==> flow/design.v <==
module softmax_4 (
    input wire clk,
    input wire reset,
    input wire start,
    input wire [15:0] in0, in1, in2, in3,     
    output reg [7:0] out0, out1, out2, out3, 
    output reg done
);
    parameter IDLE = 2'd0, EXP = 2'd1, DIVIDE = 2'd2, DONE = 2'd3;
    reg [1:0] state;
    reg [15:0] exp0, exp1, exp2, exp3;
    wire [17:0] sum_exp;
    reg [7:0] result0, result1, result2, result3;
    always @(posedge clk or posedge reset) begin
        if (reset)
            state <= IDLE;
        else begin
            case (state)
                IDLE:    state <= (start) ? EXP : IDLE;
                EXP:     state <= DIVIDE;
                DIVIDE:  state <= DONE;
                DONE:    state <= IDLE;
                default: state <= IDLE;
            endcase
        end
    end
    wire [31:0] x_sq0, x_sq1, x_sq2, x_sq3;
    assign x_sq0 = in0 * in0;
    assign x_sq1 = in1 * in1;
    assign x_sq2 = in2 * in2;
    assign x_sq3 = in3 * in3;
    assign sum_exp = exp0 + exp1 + exp2 + exp3;
    always @(posedge clk) begin
        if (reset) begin
            exp0 <= 0; exp1 <= 0; exp2 <= 0; exp3 <= 0;
            done <= 0;
        end else begin
            case (state)
                EXP: begin
                    exp0 <= 16'd256 + in0 + (x_sq0 >> 9);
                    exp1 <= 16'd256 + in1 + (x_sq1 >> 9);
                    exp2 <= 16'd256 + in2 + (x_sq2 >> 9);
                    exp3 <= 16'd256 + in3 + (x_sq3 >> 9);
                end
                DIVIDE: begin
                    if (sum_exp != 0) begin
                        result0 <= ({8'd0, exp0} * 24'd255) / sum_exp;
                        result1 <= ({8'd0, exp1} * 24'd255) / sum_exp;
                        result2 <= ({8'd0, exp2} * 24'd255) / sum_exp;
                        result3 <= ({8'd0, exp3} * 24'd255) / sum_exp;
                    end else begin
                        result0 <= 0;
                        result1 <= 0;
                        result2 <= 0;
                        result3 <= 0;
                    end
                end
                DONE: begin
                    out0 <= result0;
                    out1 <= result1;
                    out2 <= result2;
                    out3 <= result3;
                    done <= 1;
                end
                default: begin
                    done <= 0;
                end
            endcase
        end
    end
endmodule
# == Step by step through the tools: softmax_4 ==
# Module softmax_4 before and after one edit of its RTL, step after step.
# Lines under "before" count in the file above, lines under "after" in the edited file.
# "change" is "after" less "before", of the values as shown; "change_rel_pct" is that difference over "before", in percent.
# Not given: n/a
# inputs
design,softmax_4
clock,clk
library,sky130hd
lib_corner,tt_025C_1v80

# == Edit of the RTL ==
# Unified diff, file above to edited file.
# This change comes from a script, not from a designer. The edited design behaves differently; no optimisation was intended.
# begin of diff
@@ -9,5 +9,5 @@
     parameter IDLE = 2'd0, EXP = 2'd1, DIVIDE = 2'd2, DONE = 2'd3;
     reg [1:0] state;
-    reg [15:0] exp0, exp1, exp2, exp3;
+    reg [7:0] exp0, exp1, exp2, exp3;
     wire [17:0] sum_exp;
     reg [7:0] result0, result1, result2, result3;
# end of diff

# == Elaborated design ==
# Yosys after proc, flatten, opt, wreduce and memory -nomap, before mapping. Memory bits, and registers merged into a memory's read port (data or address), are not among the register bits. Print and check cells are not counted. Equal cells are merged and count once.
# word_totals
element,before,after,change,change_rel_pct
reg_bits,131,99,-32,-24.43
latchBits,0,0,0,n/a
ram_bits,0,0,0,n/a
rom_bits,0,0,0,n/a
clocked_rd_ports_x_width,0,0,0,n/a
memories,0,0,0,n/a
in_bits,67,67,0,0.00
output_inout_bits,33,33,0,0.00
wordCells,49,49,0,0.00
# op_classes
element,before,after,change,change_rel_pct
add_sub_neg,11,11,0,0.00
mul,8,8,0,0.00
n_div,4,4,0,0.00
n_cmp,0,0,0,n/a
n_eq,3,3,0,0.00
shifts,0,0,0,n/a
muxes,3,3,0,0.00
logic,1,1,0,0.00
n_reduce_logical,5,5,0,0.00
# op_table
cell,before,after,change,change_rel_pct
adder 16 bit,4,0,-4,-100.00
adder 9 x 16 -> 16 bit (first input constant),4,0,-4,-100.00
multiplier 16 x 16 -> 25 bit,4,0,-4,-100.00
multiplier 16 x 8 -> 24 bit (second input constant),4,0,-4,-100.00
adder 1 x 8 -> 8 bit (first input constant),0,4,4,n/a
adder 8 bit,0,4,4,n/a
multiplier 16 x 16 -> 17 bit,0,4,4,n/a
multiplier 8 x 8 -> 16 bit (second input constant),0,4,4,n/a
adder 16 x 16 -> 17 bit,1,0,-1,-100.00
adder 17 x 16 -> 18 bit,1,0,-1,-100.00
adder 18 x 16 -> 18 bit,1,0,-1,-100.00
adder 10 x 8 -> 11 bit,0,1,1,n/a
adder 8 x 8 -> 9 bit,0,1,1,n/a
adder 9 x 8 -> 10 bit,0,1,1,n/a
divider 24 x 18 -> 24 bit,4,4,0,0.00
equality test 2 bit (second input constant),2,2,0,0.00
AND reduction 2 bit,2,2,0,0.00
equality test 2 x 1 -> 1 bit (second input constant),1,1,0,0.00
zero test 2 bit,1,1,0,0.00
2-to-1 mux 1 bit,1,1,0,0.00
NOT 1 bit,1,1,0,0.00
case mux 1 bit (select 2 bit),1,1,0,0.00
case mux 2 bit (select 4 bit),1,1,0,0.00
nonzero test 18 bit,1,1,0,0.00
OR reduction 2 bit,1,1,0,0.00

# == Depth ==
# Depth = most cells in a row (Yosys ltp): at word level without a register or memory, in the mapped netlist without a sequential cell, where the memories' decode and read muxes count.
# depth
element,before,after,change,change_rel_pct
depth_word,4,4,0,0.00
abc_area,0,0,n/a,n/a
ltp_mapped,308,312,4,1.30
ltp_nobuf,283,292,9,3.18

# == After synthesis ==
# Source: synth_stat.txt of the flow (Yosys; design flattened, memories mapped). It holds for the ABC_AREA given above (unset counts as 0); a run with the other value may have another netlist.
# synth_totals
element,before,after,change,change_rel_pct
cell_count,12311,9119,-3192,-25.93
synth_area_um2,98509.5,70342.5,-28167.0,-28.59
seqArea_um2,3324.4,2683.8,-640.6,-19.27
ffs,133,101,-32,-24.06
# types
cell_type,before,after,change,change_rel_pct
sky130_fd_sc_hd__ha_1,1717,1149,-568,-33.08
sky130_fd_sc_hd__inv_1,1480,954,-526,-35.54
sky130_fd_sc_hd__fa_1,916,460,-456,-49.78
sky130_fd_sc_hd__nor2_1,1117,710,-407,-36.44
sky130_fd_sc_hd__mux2_2,346,148,-198,-57.23
sky130_fd_sc_hd__a21oi_1,632,440,-192,-30.38
sky130_fd_sc_hd__xnor2_1,451,273,-178,-39.47
sky130_fd_sc_hd__o21ai_0,480,319,-161,-33.54
sky130_fd_sc_hd__nand2_1,838,722,-116,-13.84
sky130_fd_sc_hd__o31ai_1,139,249,110,79.14
sky130_fd_sc_hd__and2_1,265,161,-104,-39.25
sky130_fd_sc_hd__a21o_1,311,210,-101,-32.48
sky130_fd_sc_hd__clkbuf_1,227,134,-93,-40.97
sky130_fd_sc_hd__xor2_1,218,133,-85,-38.99
sky130_fd_sc_hd__a31oi_1,103,58,-45,-43.69
sky130_fd_sc_hd__nor2b_1,136,92,-44,-32.35
sky130_fd_sc_hd__o21bai_1,74,36,-38,-51.35
sky130_fd_sc_hd__a21boi_0,72,36,-36,-50.00
# The list need not be complete.

# == Path before layout ==
# OpenSTA on the mapped netlist: ideal clock, no wires. The path of least setup slack (recovery checks aside). Input and output delay are each 20% of the period. Register names are those of the netlist, which keeps one name where synthesis merged equal registers.
# synth_timing
element,before,after,change,change_rel_pct
path_type,register to register,register to register,n/a,n/a
start,register exp1[2],register exp1[2],n/a,n/a
end,register result3[0],register result1[0],n/a,n/a
tclk_ps,60000,60000,0,0.00
arrival_ps,62043,59745,-2298,-3.70
path_slack_ps,-2334,-11,2323,n/a
path_delay_ps,62335,60012,-2323,-3.73
driving_pins,284,294,10,3.52
synth_period_reached_ps,62334,60011,-2323,-3.73
# "path_delay_ps" is the arrival time less input delay plus setup time.
# "driving_pins" counts driving pins, that of a launching flip-flop among them; a cell with two outputs on the path counts twice.
# "synth_period_reached_ps" is the clock period less the worst setup slack; recovery checks do not enter. This is arithmetic on one report: input and output delays are still those of the set period (20% each).
# Between the ends stands the longest chain of elaborated cells between them, by number of cells; it is not shown to be the way that was timed. Of several equally long chains one is given.
# A line is the first line of the expression or statement that the cell stems from. Yosys adds cells for indexed reads and writes and turns some case tables into memories.
# synth_between_before
cell_sequence,sky130_fd_sc_hd__dfxtp_1 sky130_fd_sc_hd__fa_1 sky130_fd_sc_hd__fa_1 sky130_fd_sc_hd__ha_1 sky130_fd_sc_hd__a21o_1 sky130_fd_sc_hd__a21oi_1 sky130_fd_sc_hd__xnor2_1 sky130_fd_sc_hd__o211ai_4 sky130_fd_sc_hd__or4_4 sky130_fd_sc_hd__nor4_4 sky130_fd_sc_hd__nand2_2 sky130_fd_sc_hd__nor2_1 sky130_fd_sc_hd__a21oi_1 sky130_fd_sc_hd__ha_1 sky130_fd_sc_hd__o21a_1 sky130_fd_sc_hd__nor2_1 sky130_fd_sc_hd__o31ai_1 sky130_fd_sc_hd__o31ai_2 [248 not listed] sky130_fd_sc_hd__nor2_8 sky130_fd_sc_hd__buf_6 sky130_fd_sc_hd__mux2_1 sky130_fd_sc_hd__ha_1 sky130_fd_sc_hd__nor2b_1 sky130_fd_sc_hd__o21ai_0 sky130_fd_sc_hd__nand2b_1 sky130_fd_sc_hd__a21oi_1 sky130_fd_sc_hd__nor2b_1 sky130_fd_sc_hd__o21ai_0 sky130_fd_sc_hd__nand2b_1 sky130_fd_sc_hd__a21oi_1 sky130_fd_sc_hd__o31ai_1 sky130_fd_sc_hd__a21o_1 sky130_fd_sc_hd__a21oi_1 sky130_fd_sc_hd__o311ai_0 sky130_fd_sc_hd__a21oi_1 sky130_fd_sc_hd__a21oi_1
elab_chain_len,4
cone_cells,5
lines_between,3
classes_between,3 x add/sub; 1 x div; 1 x reduce/logical
# synth_lines_before
element,line_no,rtl
from (decl),11,"reg [15:0] exp0, exp1, exp2, exp3;"
from (assign),35,exp0 <= 0; exp1 <= 0; exp2 <= 0; exp3 <= 0;
from (assign),41,exp1 <= 16'd256 + in1 + (x_sq1 >> 9);
adder 16 x 16 -> 17 bit,32,assign sum_exp = exp0 + exp1 + exp2 + exp3;
adder 17 x 16 -> 18 bit,32,
adder 18 x 16 -> 18 bit,32,
divider 24 x 18 -> 24 bit,50,"result3 <= ({8'd0, exp3} * 24'd255) / sum_exp;"
to (assign),50,
to (assign),55,result3 <= 0;
to (decl),13,"reg [7:0] result0, result1, result2, result3;"
# synth_between_after
cell_sequence,sky130_fd_sc_hd__dfxtp_1 sky130_fd_sc_hd__fa_1 sky130_fd_sc_hd__fa_1 sky130_fd_sc_hd__ha_1 sky130_fd_sc_hd__a211oi_2 sky130_fd_sc_hd__or2_2 sky130_fd_sc_hd__a311oi_2 sky130_fd_sc_hd__o211ai_2 sky130_fd_sc_hd__buf_2 sky130_fd_sc_hd__buf_1 sky130_fd_sc_hd__nor2_1 sky130_fd_sc_hd__nand3_1 sky130_fd_sc_hd__clkbuf_1 sky130_fd_sc_hd__nor2_1 sky130_fd_sc_hd__ha_1 sky130_fd_sc_hd__o21a_1 sky130_fd_sc_hd__o22ai_1 sky130_fd_sc_hd__mux2i_1 [258 not listed] sky130_fd_sc_hd__a21oi_1 sky130_fd_sc_hd__ha_1 sky130_fd_sc_hd__a21o_1 sky130_fd_sc_hd__a21o_1 sky130_fd_sc_hd__a21oi_1 sky130_fd_sc_hd__nor2b_1 sky130_fd_sc_hd__o21ai_0 sky130_fd_sc_hd__nand2b_1 sky130_fd_sc_hd__a21oi_1 sky130_fd_sc_hd__nor2b_1 sky130_fd_sc_hd__o21ai_0 sky130_fd_sc_hd__nand2b_1 sky130_fd_sc_hd__a21oi_1 sky130_fd_sc_hd__o211ai_1 sky130_fd_sc_hd__nor4_1 sky130_fd_sc_hd__nand4_1 sky130_fd_sc_hd__a2111oi_2 sky130_fd_sc_hd__a31oi_1
elab_chain_len,4
cone_cells,6
lines_between,3
classes_between,3 x add/sub; 1 x mul; 1 x div; 1 x reduce/logical
# synth_lines_after
element,line_no,rtl
from (decl),11,"reg [7:0] exp0, exp1, exp2, exp3;"
from (assign),35,exp0 <= 0; exp1 <= 0; exp2 <= 0; exp3 <= 0;
from (assign),41,exp1 <= 16'd256 + in1 + (x_sq1 >> 9);
adder 8 x 8 -> 9 bit,32,assign sum_exp = exp0 + exp1 + exp2 + exp3;
adder 9 x 8 -> 10 bit,32,
adder 10 x 8 -> 11 bit,32,
divider 24 x 18 -> 24 bit,48,"result1 <= ({8'd0, exp1} * 24'd255) / sum_exp;"
to (assign),48,
to (assign),53,result1 <= 0;
to (decl),13,"reg [7:0] result0, result1, result2, result3;"

# == Worst path after layout ==
# Path of least setup slack in the final report of each run of pair A (OpenROAD, finished layout, wires in). Where an end is a register, its clock arrival counts in the times.
# The report prints the path's times to 10 ps; the period is as set.
# layout_timing
element,before,after,change,change_rel_pct
path_type,register to register,register to register,n/a,n/a
start,register exp2[12],register exp0[1],n/a,n/a
end,register result2[0],register result0[0],n/a,n/a
tclk_ps,57900,57900,0,0.00
arrival_ps,55370,55080,-290,-0.52
path_slack_ps,2800,3040,240,n/a
driving_pins,279,275,-4,-1.43
# Between the ends stands the longest chain of elaborated cells between them, by number of cells; it is not shown to be the way that was timed. Of several equally long chains one is given.
# layout_between_before
cell_sequence,sky130_fd_sc_hd__dfxtp_1 sky130_fd_sc_hd__fa_2 sky130_fd_sc_hd__fa_1 sky130_fd_sc_hd__inv_1 sky130_fd_sc_hd__fa_1 sky130_fd_sc_hd__inv_1 sky130_fd_sc_hd__fa_1 sky130_fd_sc_hd__ha_1 sky130_fd_sc_hd__nand4_1 sky130_fd_sc_hd__nor2_1 sky130_fd_sc_hd__nand2_1 sky130_fd_sc_hd__or3_1 sky130_fd_sc_hd__a31oi_4 sky130_fd_sc_hd__xnor2_2 sky130_fd_sc_hd__ha_1 sky130_fd_sc_hd__a41oi_1 sky130_fd_sc_hd__a21oi_1 sky130_fd_sc_hd__ha_1 [243 not listed] sky130_fd_sc_hd__buf_4 sky130_fd_sc_hd__mux2_2 sky130_fd_sc_hd__ha_1 sky130_fd_sc_hd__o21ai_0 sky130_fd_sc_hd__nand2b_1 sky130_fd_sc_hd__a21oi_1 sky130_fd_sc_hd__nor2b_1 sky130_fd_sc_hd__o21ai_0 sky130_fd_sc_hd__nand2b_1 sky130_fd_sc_hd__a21oi_2 sky130_fd_sc_hd__o31ai_1 sky130_fd_sc_hd__a21oi_1 sky130_fd_sc_hd__nor2b_1 sky130_fd_sc_hd__o21ai_0 sky130_fd_sc_hd__nand2b_1 sky130_fd_sc_hd__a21oi_1 sky130_fd_sc_hd__and3_1 sky130_fd_sc_hd__a31oi_1
elab_chain_len,3
cone_cells,5
lines_between,3
classes_between,2 x add/sub; 1 x mul; 1 x div; 1 x reduce/logical
# layout_lines_before
element,line_no,rtl
from (decl),11,"reg [15:0] exp0, exp1, exp2, exp3;"
from (assign),35,exp0 <= 0; exp1 <= 0; exp2 <= 0; exp3 <= 0;
from (assign),42,exp2 <= 16'd256 + in2 + (x_sq2 >> 9);
adder 17 x 16 -> 18 bit,32,assign sum_exp = exp0 + exp1 + exp2 + exp3;
adder 18 x 16 -> 18 bit,32,
divider 24 x 18 -> 24 bit,49,"result2 <= ({8'd0, exp2} * 24'd255) / sum_exp;"
to (assign),49,
to (assign),54,result2 <= 0;
to (decl),13,"reg [7:0] result0, result1, result2, result3;"
# layout_between_after
cell_sequence,sky130_fd_sc_hd__dfxtp_4 sky130_fd_sc_hd__fa_1 sky130_fd_sc_hd__fa_1 sky130_fd_sc_hd__ha_1 sky130_fd_sc_hd__fa_2 sky130_fd_sc_hd__a211o_1 sky130_fd_sc_hd__and4_1 sky130_fd_sc_hd__or3_4 sky130_fd_sc_hd__inv_4 sky130_fd_sc_hd__o211a_4 sky130_fd_sc_hd__buf_12 sky130_fd_sc_hd__and3_1 sky130_fd_sc_hd__ha_1 sky130_fd_sc_hd__o21a_1 sky130_fd_sc_hd__o211ai_1 sky130_fd_sc_hd__nand2_1 sky130_fd_sc_hd__o2111a_1 sky130_fd_sc_hd__ha_1 [239 not listed] sky130_fd_sc_hd__buf_6 sky130_fd_sc_hd__nand2_1 sky130_fd_sc_hd__o21ai_0 sky130_fd_sc_hd__ha_1 sky130_fd_sc_hd__a21o_1 sky130_fd_sc_hd__a21o_1 sky130_fd_sc_hd__a21oi_1 sky130_fd_sc_hd__nor2b_1 sky130_fd_sc_hd__o21ai_0 sky130_fd_sc_hd__nand2b_1 sky130_fd_sc_hd__a21oi_1 sky130_fd_sc_hd__nor2b_1 sky130_fd_sc_hd__o21ai_0 sky130_fd_sc_hd__nand2b_1 sky130_fd_sc_hd__a21oi_1 sky130_fd_sc_hd__nand4_1 sky130_fd_sc_hd__nor3_1 sky130_fd_sc_hd__a41oi_1
elab_chain_len,4
cone_cells,6
lines_between,3
classes_between,3 x add/sub; 1 x mul; 1 x div; 1 x reduce/logical
# layout_lines_after
element,line_no,rtl
from (decl),11,"reg [7:0] exp0, exp1, exp2, exp3;"
from (assign),35,exp0 <= 0; exp1 <= 0; exp2 <= 0; exp3 <= 0;
from (assign),40,exp0 <= 16'd256 + in0 + (x_sq0 >> 9);
adder 8 x 8 -> 9 bit,32,assign sum_exp = exp0 + exp1 + exp2 + exp3;
adder 9 x 8 -> 10 bit,32,
adder 10 x 8 -> 11 bit,32,
divider 24 x 18 -> 24 bit,47,"result0 <= ({8'd0, exp0} * 24'd255) / sum_exp;"
to (assign),47,
to (assign),52,result0 <= 0;
to (decl),13,"reg [7:0] result0, result1, result2, result3;"

# == Measured runs ==
# Runs of the flow (Yosys, OpenROAD) on both versions; the two runs of a pair have the same settings. The constraints put input and output delay at 20% of the set period each and load the outputs with 0.01 pF.
# settings_pair_A
CORE_UTILIZATION,40
period_ns,57.9
CAP_MARGIN,20
CORE_MARGIN,2
SLEW_MARGIN,20
# results_pair_A
element,before,after,change,change_rel_pct
yosys_chip_area_um2,98509.5,70342.5,-28167.0,-28.59
design_die_area_um2,250260.0,179225.0,-71035.0,-28.38
finish.stdcell_area_um2,115183.0,78081.1,-37101.9,-32.21
post_route_util_pct,46.9,44.8,-2.1,n/a
worstSetupSlack_ps,2804,3037,233,n/a
tns_setup_ps,0,0,0,n/a
timing.hold.ws_ps,418,423,5,n/a
achieved_clock_period_ps,55096,54863,-233,-0.42
# settings_pair_B
CAP_MARGIN,25
CELL_PAD_IN_SITES_GLOBAL_PLACEMENT,1
CORE_ASPECT_RATIO,1.8
CORE_MARGIN,8
CORE_UTILIZATION,28
GPL_TIMING_DRIVEN,1
MAX_ROUTING_LAYER,met4
MIN_ROUTING_LAYER,met2
PLACE_DENSITY_LB_ADDON,0.24
SLEW_MARGIN,5
period_ns,73.5
# results_pair_B
element,before,after,change,change_rel_pct
yosys_chip_area_um2,98509.5,70342.5,-28167.0,-28.59
design_die_area_um2,371883.0,268217.0,-103666.0,-27.88
finish.stdcell_area_um2,106999.0,76125.5,-30873.5,-28.85
post_route_util_pct,30.5,30.4,-0.1,n/a
worstSetupSlack_ps,5174,5815,641,n/a
tns_setup_ps,0,0,0,n/a
timing.hold.ws_ps,413,426,13,n/a
achieved_clock_period_ps,68326,67685,-641,-0.94
# By "achieved_clock_period_ps" is meant the clock period of the run minus its worst setup slack. This is arithmetic on one report: input and output delays are still those of the set period (20% each).
